==> flow/design.v <==
`timescale 1ns / 1ps
module counter #(size = 8) (clk, rst, ld, ld_val, en, up, val);
    input                 clk, rst, ld, en, up;
    input      [size-1:0] ld_val;
    output reg [size-1:0] val;
    always @(posedge clk, posedge rst) begin
        if (rst) begin
            val <= 0;
        end else if (ld) begin
            val <= ld_val;
        end else if (en) begin
            val <= (up) ? val+1 : val-1;
        end
    end
endmodule
module barrelshift #(size = 8) (barrel_in, barrel, right, barrel_out);
    input      signed [size-1:0] barrel_in;
    input                  [3:0] barrel;
    input                        right;
    output reg signed [size-1:0] barrel_out;
    always @(barrel_in, barrel, right) begin
        barrel_out = barrel_in;
        if (barrel == 1) begin
            barrel_out = (right) ? barrel_in >>> 1 : barrel_in <<< 1;
        end else if (barrel == 2) begin
            barrel_out = (right) ? barrel_in >>> 2 : barrel_in <<< 2;
        end else if (barrel == 3) begin
            barrel_out = (right) ? barrel_in >>> 3 : barrel_in <<< 3;
        end else if (barrel == 4) begin
            barrel_out = (right) ? barrel_in >>> 4 : barrel_in <<< 4;
        end else if (barrel == 5) begin
            barrel_out = (right) ? barrel_in >>> 5 : barrel_in <<< 5;
        end else if (barrel == 6) begin
            barrel_out = (right) ? barrel_in >>> 6 : barrel_in <<< 6;
        end else if (barrel == 7) begin
            barrel_out = (right) ? barrel_in >>> 7 : barrel_in <<< 7;
        end else if (barrel == 8) begin
            barrel_out = (right) ? barrel_in >>> 8 : barrel_in <<< 8;
        end else if (barrel == 9) begin
            barrel_out = (right) ? barrel_in >>> 9 : barrel_in <<< 9;
        end else if (barrel == 10) begin
            barrel_out = (right) ? barrel_in >>> 10 : barrel_in <<< 10;
        end else if (barrel == 11) begin
            barrel_out = (right) ? barrel_in >>> 11 : barrel_in <<< 11;
        end else if (barrel == 12) begin
            barrel_out = (right) ? barrel_in >>> 12 : barrel_in <<< 12;
        end else if (barrel == 13) begin
            barrel_out = (right) ? barrel_in >>> 13 : barrel_in <<< 13;
        end else if (barrel == 14) begin
            barrel_out = (right) ? barrel_in >>> 14 : barrel_in <<< 14;
        end else if (barrel == 15) begin
            barrel_out = (right) ? barrel_in >>> 15 : barrel_in <<< 15;
        end
    end
endmodule
module register #(size = 8) (clk, rst, ld, ld_val, val);
    input clk, rst, ld;
    input      signed [size-1:0] ld_val;
    output reg signed [size-1:0] val;
    always @(posedge clk, posedge rst) begin
        if (rst) begin
            val <= 0;
        end else if (ld) begin
            val <= ld_val;
        end
    end
endmodule
module cordic (clk, rst, s, angle, done, sine, cosine);
    input                   clk, rst, s;
    input   signed  [31:0]  angle;
    output  reg             done;
    output  signed  [31:0]  sine, cosine;
    reg              [1:0]  y, yn;
    wire                    z;
    wire             [3:0]  cntr_val0;
    wire    signed  [31:0]  atan [0:15];
    reg                     reg_ld_angle, reg_ld_sine, reg_ld_cosine, cntr_ld0, cntr_en0;
    wire    signed  [31:0]  reg_ld_val_angle, reg_ld_val_sine, reg_ld_val_cosine;
    wire    signed  [31:0]  reg_val_angle, reg_val_sine, reg_val_cosine, bshft_val_cosine, bshft_val_sine;
    assign atan[0]  = 450_000_000;
    assign atan[1]  = 265_650_512;
    assign atan[2]  = 140_362_435;
    assign atan[3]  = 071_250_163;
    assign atan[4]  = 035_763_344;
    assign atan[5]  = 017_899_106;
    assign atan[6]  = 008_951_737;
    assign atan[7]  = 004_476_142;
    assign atan[8]  = 002_381_050;
    assign atan[9]  = 001_119_057;
    assign atan[10] = 000_559_529;
    assign atan[11] = 000_279_765;
    assign atan[12] = 000_139_882;
    assign atan[13] = 000_069_941;
    assign atan[14] = 000_034_971;
    assign atan[15] = 000_017_485;
    always @(posedge clk, posedge rst) begin
        if (rst) begin
            y <= 0;
        end else begin
            y <= yn;
        end
    end
    always @(y, s, z) begin
        case (y)
            0: begin
                if (~s) begin
                    yn <= 0;
                end else begin
                    yn <= 1;
                end
            end
            1: begin
                if (~z) begin
                    yn <= 1;
                end else begin
                    yn <= 2;
                end
            end
            2: begin
                if (s) begin
                    yn <= 2;
                end else begin
                    yn <= 0;
                end
            end
            default: yn <= 2'bxx;
        endcase
    end
    always @(y, s) begin
        reg_ld_angle = 0; reg_ld_sine = 0; reg_ld_cosine = 0; cntr_ld0 = 0; cntr_en0 = 0; done = 0;
        case (y)
            0: begin
                reg_ld_angle = 1; cntr_ld0 = 1;
                if (s) begin
                    reg_ld_sine = 1; reg_ld_cosine = 1;
                end
            end
            1: begin
                reg_ld_angle = 1; reg_ld_sine = 1; reg_ld_cosine = 1; cntr_en0 = 1;
            end
            2: begin
                done = 1;
            end
        endcase
    end
    assign reg_ld_val_angle = (y == 0) ? angle : (reg_val_angle >= 000_000_000) ? 
        reg_val_angle - atan[cntr_val0] : reg_val_angle + atan[cntr_val0];
    assign reg_ld_val_cosine = (y == 0) ? 006_073_000 : (reg_val_angle >= 000_000_000) ?
        reg_val_cosine - bshft_val_sine : reg_val_cosine + bshft_val_sine;
    assign reg_ld_val_sine = (y == 0) ? 000_000_000 : (reg_val_angle >= 000_000_000) ?
        reg_val_sine + bshft_val_cosine : reg_val_sine - bshft_val_cosine;
    assign z = (cntr_val0 == 15);
    counter   #(4) c0 (clk, rst, cntr_ld0, 0, cntr_en0, 1, cntr_val0);
    register #(32) r_angle (clk, rst, reg_ld_angle, reg_ld_val_angle, reg_val_angle);
    register #(32) r_cosine (clk, rst, reg_ld_cosine, reg_ld_val_cosine, reg_val_cosine);
    register #(32) r_sine (clk, rst, reg_ld_sine, reg_ld_val_sine, reg_val_sine);
    barrelshift #(32) b_cosine (reg_val_cosine, cntr_val0, 1, bshft_val_cosine);
    barrelshift #(32) b_sine (reg_val_sine, cntr_val0, 1, bshft_val_sine);
    assign sine = reg_val_sine;
    assign cosine = reg_val_cosine;
endmodule
; ---- Reports on cordic
; Each step is given for the RTL above and for the edited RTL.
; "before" refers to lines of the RTL above, "after" to lines of the edited file.
; "change" is "after" less "before", of the values as shown.
; Cell names lack the library's common part.
; The mark n/a stands for no value.
[design]
top_module = cordic
clock_port = clk
lib = sky130hd
lib_corner = tt_025C_1v80

; ---- Diff
; Unified diff, file above to edited file.
; A script made this edit. It changes what the design does and was not meant as an optimisation.
; begin of diff
@@ -147,5 +147,5 @@
         reg_val_angle - atan[cntr_val0] : reg_val_angle + atan[cntr_val0];
     assign reg_ld_val_cosine = (y == 0) ? 006_073_000 : (reg_val_angle >= 000_000_000) ?
-        reg_val_cosine - bshft_val_sine : reg_val_cosine + bshft_val_sine;
+        reg_val_cosine + bshft_val_sine : reg_val_cosine + bshft_val_sine;
     assign reg_ld_val_sine = (y == 0) ? 000_000_000 : (reg_val_angle >= 000_000_000) ?
         reg_val_sine + bshft_val_cosine : reg_val_sine - bshft_val_cosine;
; end of diff

; ---- Elaborated design
; Source: Yosys, flattened and elaborated, memories not mapped. Widths are those after wreduce. Registers that Yosys merges into a memory's read port (data or address) are not register bits. Print and check cells do not count.
[op_classes]
columns = item, before, after, change
row1 = addsub, 7, 6, -1
row2 = compare, 1, 1, 0
row3 = eq_ne, 17, 17, 0
row4 = reduce_and_logical, 4, 4, 0
row5 = muxes, 49, 48, -1
[ops]
columns = op, before, after, change
row1 = 32-bit two-way mux, 6, 5, -1
row2 = 32-bit subtractor, 3, 2, -1
row3 = 31-bit two-way mux, 30, 30, 0
row4 = 4-bit equality test (second input constant), 8, 8, 0
row5 = 1-bit two-way mux, 6, 6, 0
row6 = 4-bit by 3-bit equality test with 1-bit output (second input constant), 4, 4, 0
row7 = 32-bit adder, 3, 3, 0
row8 = 4-bit by 2-bit equality test with 1-bit output (second input constant), 2, 2, 0
row9 = 2-bit two-way mux, 2, 2, 0
row10 = 4-bit two-way mux, 2, 2, 0
row11 = 4-bit by 1-bit adder with 4-bit output (second input constant), 1, 1, 0
row12 = 2-bit by 1-bit equality test with 1-bit output (second input constant), 1, 1, 0
row13 = 2-bit equality test (second input constant), 1, 1, 0
row14 = 4-bit by 1-bit equality test with 1-bit output (second input constant), 1, 1, 0
row15 = 32-bit by 1-bit greater-or-equal comparator with 1-bit output (second input constant), 1, 1, 0
row16 = 2-bit logical NOT, 1, 1, 0
row17 = 4-bit logical NOT, 1, 1, 0
row18 = 1-bit parallel mux with 2-bit select, 1, 1, 0
row19 = 2-bit parallel mux with 3-bit select, 1, 1, 0
row20 = 32-bit parallel mux with 16-bit select, 1, 1, 0
row21 = 2-bit nonzero test, 1, 1, 0
row22 = 2-bit OR reduction, 1, 1, 0
[word_totals]
columns = item, before, after, change
row1 = ff_bits, 102, 102, 0
row2 = in_bits, 35, 35, 0

; ---- Logic depth
; Depth = most cells in a row (Yosys ltp): at word level without a register or memory, in the mapped netlist without a sequential cell, where the memories' decode and read muxes count.
[depth]
columns = item, before, after, change
row1 = depth_word, 19, 19, 0
row2 = abc_area, 0, 0, n/a
row3 = mapped_depth, 33, 30, -3

; ---- Netlist
; The flow's flattened synthesis, as Yosys stat reports it; memories are mapped. The netlist is that of the ABC_AREA named above (0 if unset); the other value can give another one.
[types]
columns = cell_type, before, after, change
row1 = a21oi_1, 297, 222, -75
row2 = clkbuf_1, 122, 179, 57
row3 = nand2_1, 254, 310, 56
row4 = nor2_1, 151, 197, 46
row5 = buf_2, 83, 40, -43
row6 = xor2_1, 83, 53, -30
row7 = nand2b_1, 62, 34, -28
row8 = a21o_1, 61, 37, -24
row9 = nor2b_1, 59, 35, -24
row10 = a311oi_1, 3, 27, 24
row11 = o22ai_1, 62, 78, 16
row12 = a31oi_1, 41, 25, -16
row13 = and2_1, 23, 8, -15
row14 = a211oi_1, 36, 50, 14
row15 = buf_6, 23, 9, -14
row16 = o311ai_0, 3, 15, 12
row17 = mux2i_1, 35, 25, -10
row18 = a221o_1, 22, 12, -10
; The list need not be complete.
[synth_totals]
columns = item, before, after, change
row1 = seq_area_um2, 2578.7, 2578.7, 0.0
row2 = ffs, 103, 103, 0
row3 = yosys_area_um2, 19222.2, 17698.2, -1524.0
row4 = stdcells, 2725, 2565, -160
; By module: a second synthesis without flattening, with its own total; a netlist apart from the flattened one above.
[unflattened]
columns = item, before, after, change
row1 = cells_unflattened, 3693, 3688, -5
row2 = hier_area_um2, 25847.3, 25625.8, -221.5
; Each row is one instance without its submodules.
[by_module_before]
columns = module, mod_area_um2, instances, n_cells
row1 = barrelshift (size=32), 6960.4, 2, 1161
row2 = cordic, 7551.0, 1, 1132
row3 = register (size=32), 1348.8, 3, 69
row4 = counter (size=4), 329.1, 1, 32
[by_module_after]
columns = module, mod_area_um2, instances, n_cells
row1 = barrelshift (size=32), 6960.4, 2, 1161
row2 = cordic, 7329.5, 1, 1127
row3 = register (size=32), 1348.8, 3, 69
row4 = counter (size=4), 329.1, 1, 32

; ---- Worst setup path after synthesis
; OpenSTA on the mapped netlist: ideal clock, no wires. The path of least setup slack (recovery checks aside). Input and output delay are each 20% of the period. Register names are those of the netlist, which keeps one name where synthesis merged equal registers.
[synth_timing]
columns = item, before, after, change
row1 = path_type, register to register, register to register, n/a
row2 = from, reg c0.val[3], reg c0.val[1], n/a
row3 = to, reg r_angle.val[29], reg r_cosine.val[31], n/a
row4 = path_slack_ns, 1.774, 1.845, 0.071
row5 = period_ns, 7.5, 7.5, 0.0
row6 = path_buffers, 6, 6, 0
row7 = setup_ns, 0.135, 0.142, 0.007
row8 = stages, 32, 29, -3
row9 = t_arrival_ns, 5.591, 5.513, -0.078
row10 = required_ns, 7.365, 7.358, -0.007
row11 = path_delay_ns, 5.726, 5.655, -0.071
row12 = period_less_setup_slack_ns, 5.726, 5.655, -0.071
; "path_delay_ns" = arrival - input delay + setup time.
; "stages" counts driving pins, that of a launching flip-flop among them; a cell with two outputs on the path counts twice.
; "period_less_setup_slack_ns" = period - worst setup slack (recovery checks aside). The figure is calculated, with input and output delays left at 20% of the set period.
; The rows between start and end are the longest chain of elaborated cells between them; the timing report does not say that the signal goes this way. Where chains are equally long, one stands for them.
; A line is the first line of the expression or statement that the cell stems from. Yosys adds cells for indexed reads and writes and turns some case tables into memories.
; At most two assigning lines are given for a register; there are more.
[synth_via_before]
path_cell_list = dfrtp_1 buf_4 buf_2 buf_2 clkbuf_1 buf_1 clkbuf_1 nand2_1 a21oi_1 a221oi_1 inv_1 ha_1 nand2_1 nor2_1 nand2b_1 or3_1 a21o_1 nand2_1 xnor2_1 ha_1 o21a_1 o21ai_0 a21oi_1 o31ai_1 nand2_1 a21oi_1 o21bai_1 o221ai_1 o21ai_0 a31oi_1 xor2_1 o21ai_0
elab_chain_len = 5
cone_cells = 21
cone_classes = 2 x add/sub; 15 x eq/ne; 3 x mux; 1 x reduce/logical
[synth_lines_before]
columns = item, line
row1 = start: declaration, 5  ; output reg [size-1:0] val;
row2 = start: assignment, 10  ; val <= ld_val;
row3 = start: assignment, 12  ; val <= (up) ? val+1 : val-1;
row4 = 4-bit equality test, 147  ; reg_val_angle - atan[cntr_val0] : reg_val_angle + atan[cntr_val0];
row5 = 32-bit parallel mux with 16-bit select, 147
row6 = 32-bit adder, 147
row7 = 32-bit two-way mux (2 in a row), 146  ; assign reg_ld_val_angle = (y == 0) ? angle : (reg_val_angle >= 000_000_000) ?
row8 = end: assignment, 62  ; val <= 0;
row9 = end: assignment, 64  ; val <= ld_val;
row10 = end: declaration, 59  ; output reg signed [size-1:0] val;
[synth_via_after]
path_cell_list = dfrtp_1 inv_1 ha_1 buf_6 buf_2 buf_2 buf_2 buf_2 nand2_1 clkbuf_1 o22ai_1 a311oi_1 a211oi_1 o311ai_0 o2111ai_1 a21oi_1 nor2_1 a21oi_1 ha_1 or4_1 o211ai_1 a32oi_1 nand4_1 a31oi_1 a221o_1 a31o_2 and4b_1 a2111oi_0 a31oi_1
elab_chain_len = 18
cone_cells = 32
cone_classes = 1 x add/sub; 15 x eq/ne; 16 x mux
[synth_lines_after]
columns = item, line
row1 = start: declaration, 5  ; output reg [size-1:0] val;
row2 = start: assignment, 10  ; val <= ld_val;
row3 = start: assignment, 12  ; val <= (up) ? val+1 : val-1;
row4 = 4-bit equality test, 51  ; end else if (barrel == 15) begin
row5 = 31-bit two-way mux, 51
row6 = 31-bit two-way mux, 49  ; end else if (barrel == 14) begin
row7 = 31-bit two-way mux, 47  ; end else if (barrel == 13) begin
row8 = 31-bit two-way mux, 45  ; end else if (barrel == 12) begin
row9 = 31-bit two-way mux, 43  ; end else if (barrel == 11) begin
row10 = 31-bit two-way mux, 41  ; end else if (barrel == 10) begin
row11 = (+4 left out), n/a
row12 = 31-bit two-way mux, 31  ; end else if (barrel == 5) begin
row13 = 31-bit two-way mux, 29  ; end else if (barrel == 4) begin
row14 = 31-bit two-way mux, 27  ; end else if (barrel == 3) begin
row15 = 31-bit two-way mux, 25  ; end else if (barrel == 2) begin
row16 = 31-bit two-way mux, 23  ; if (barrel == 1) begin
row17 = 32-bit adder, 149  ; reg_val_cosine + bshft_val_sine : reg_val_cosine + bshft_val_sine;
row18 = 32-bit two-way mux, 148  ; assign reg_ld_val_cosine = (y == 0) ? 006_073_000 : (reg_val_angle >= 000_000_000) ?
row19 = end: assignment, 62  ; val <= 0;
row20 = end: assignment, 64  ; val <= ld_val;
row21 = end: declaration, 59  ; output reg signed [size-1:0] val;

; ---- Worst path after layout
; Path of least setup slack in the final report of each run of set A (OpenROAD, finished layout, wires in). Where an end is a register, its clock arrival counts in the times.
[layout_timing]
columns = item, before, after, change
row1 = path_type, register to register, register to register, n/a
row2 = from, reg c0.val[0], reg c0.val[0], n/a
row3 = to, reg r_sine.val[28], reg r_sine.val[31], n/a
row4 = setup_ns, 0.11, 0.08, -0.03
row5 = path_slack_ns, 0.47, 0.74, 0.27
row6 = t_arrival_ns, 7.34, 7.09, -0.25
row7 = period_ns, 7.5, 7.5, 0.0
row8 = required_ns, 7.80, 7.83, 0.03
row9 = path_buffers, 2, 1, -1
row10 = stages, 26, 24, -2
; The rows between start and end are the longest chain of elaborated cells between them; the timing report does not say that the signal goes this way. Where chains are equally long, one stands for them.
; At most two assigning lines are given for a register; there are more.
[layout_via_before]
path_cell_list = dfrtp_1 inv_1 ha_4 buf_4 a211oi_1 a221oi_1 a211oi_1 o31ai_1 inv_1 ha_1 mux2_2 inv_1 fa_1 nor2b_1 o31ai_1 a21oi_1 a31oi_1 buf_4 a21oi_1 and2_1 o21ai_0 or2_2 o21ai_0 a21oi_1 mux2i_1 a311o_1
elab_chain_len = 19
cone_cells = 34
cone_classes = 2 x add/sub; 15 x eq/ne; 17 x mux
[layout_lines_before]
columns = item, line
row1 = start: declaration, 5  ; output reg [size-1:0] val;
row2 = start: assignment, 10  ; val <= ld_val;
row3 = start: assignment, 12  ; val <= (up) ? val+1 : val-1;
row4 = 4-bit equality test, 51  ; end else if (barrel == 15) begin
row5 = 31-bit two-way mux, 51
row6 = 31-bit two-way mux, 49  ; end else if (barrel == 14) begin
row7 = 31-bit two-way mux, 47  ; end else if (barrel == 13) begin
row8 = 31-bit two-way mux, 45  ; end else if (barrel == 12) begin
row9 = 31-bit two-way mux, 43  ; end else if (barrel == 11) begin
row10 = 31-bit two-way mux, 41  ; end else if (barrel == 10) begin
row11 = (+4 left out), n/a
row12 = 31-bit two-way mux, 31  ; end else if (barrel == 5) begin
row13 = 31-bit two-way mux, 29  ; end else if (barrel == 4) begin
row14 = 31-bit two-way mux, 27  ; end else if (barrel == 3) begin
row15 = 31-bit two-way mux, 25  ; end else if (barrel == 2) begin
row16 = 31-bit two-way mux, 23  ; if (barrel == 1) begin
row17 = 32-bit subtractor, 151  ; reg_val_sine + bshft_val_cosine : reg_val_sine - bshft_val_cosine;
row18 = 32-bit two-way mux (2 in a row), 150  ; assign reg_ld_val_sine = (y == 0) ? 000_000_000 : (reg_val_angle >= 000_000_000) ?
row19 = end: assignment, 62  ; val <= 0;
row20 = end: assignment, 64  ; val <= ld_val;
row21 = end: declaration, 59  ; output reg signed [size-1:0] val;
[layout_via_after]
path_cell_list = dfrtp_1 ha_2 buf_4 nor2_1 nor2_1 a31o_1 a221o_1 a211oi_2 o211ai_2 nor4b_4 nand3_1 nand2_1 xnor2_1 ha_1 a21o_1 a21oi_1 nor2_1 o21a_1 or4_1 a31oi_1 o2111a_1 nand2_1 or4b_1 o211ai_1
elab_chain_len = 19
cone_cells = 34
cone_classes = 2 x add/sub; 15 x eq/ne; 17 x mux
[layout_lines_after]
columns = item, line
row1 = start: declaration, 5  ; output reg [size-1:0] val;
row2 = start: assignment, 10  ; val <= ld_val;
row3 = start: assignment, 12  ; val <= (up) ? val+1 : val-1;
row4 = 4-bit equality test, 51  ; end else if (barrel == 15) begin
row5 = 31-bit two-way mux, 51
row6 = 31-bit two-way mux, 49  ; end else if (barrel == 14) begin
row7 = 31-bit two-way mux, 47  ; end else if (barrel == 13) begin
row8 = 31-bit two-way mux, 45  ; end else if (barrel == 12) begin
row9 = 31-bit two-way mux, 43  ; end else if (barrel == 11) begin
row10 = 31-bit two-way mux, 41  ; end else if (barrel == 10) begin
row11 = (+4 left out), n/a
row12 = 31-bit two-way mux, 31  ; end else if (barrel == 5) begin
row13 = 31-bit two-way mux, 29  ; end else if (barrel == 4) begin
row14 = 31-bit two-way mux, 27  ; end else if (barrel == 3) begin
row15 = 31-bit two-way mux, 25  ; end else if (barrel == 2) begin
row16 = 31-bit two-way mux, 23  ; if (barrel == 1) begin
row17 = 32-bit subtractor, 151  ; reg_val_sine + bshft_val_cosine : reg_val_sine - bshft_val_cosine;
row18 = 32-bit two-way mux (2 in a row), 150  ; assign reg_ld_val_sine = (y == 0) ? 000_000_000 : (reg_val_angle >= 000_000_000) ?
row19 = end: assignment, 62  ; val <= 0;
row20 = end: assignment, 64  ; val <= ld_val;
row21 = end: declaration, 59  ; output reg signed [size-1:0] val;

; ---- Measured runs
; Both versions went through the flow (Yosys, OpenROAD) with the same settings in each pair. Constraints: input delay and output delay 20% of the set period each, output load 0.01 pF.
[flow_settings_set_A]
SETUP_SLACK_MARGIN = 0.3
period_ns = 7.5
CAP_MARGIN = 20
CORE_MARGIN = 2
CORE_UTILIZATION = 40
SLEW_MARGIN = 20
[results_set_A]
columns = item, before, after, change
row1 = fin_ws_ns, 0.465, 0.744, 0.279
row2 = final_die_area_um2, 49824.9, 45943.8, -3881.1
row3 = ws_hold_ns, 0.571, 0.545, -0.026
row4 = tns_setup_ns, 0.000, 0.000, 0.000
row5 = yosys.chip_area_um2, 19222.2, 17698.2, -1524.0
row6 = final_stdcell_area_um2, 21585.7, 19602.6, -1983.1
[flow_settings_set_B]
CORE_ASPECT_RATIO = 0.65
CORE_MARGIN = 6
CORE_UTILIZATION = 19
GPL_TIMING_DRIVEN = 0
MAX_ROUTING_LAYER = met4
SETUP_SLACK_MARGIN = 0.22
SLEW_MARGIN = 10
period_ns = 4.02
CAP_MARGIN = 20
[results_set_B]
columns = item, before, after, change
row1 = fin_ws_ns, -2.272, -1.971, 0.301
row2 = final_die_area_um2, 109124.0, 100787.0, -8337.0
row3 = ws_hold_ns, 0.558, 0.539, -0.019
row4 = tns_setup_ns, -121.781, -96.025, 25.756
row5 = yosys.chip_area_um2, 19222.2, 17698.2, -1524.0
row6 = final_stdcell_area_um2, 29593.4, 26302.7, -3290.7
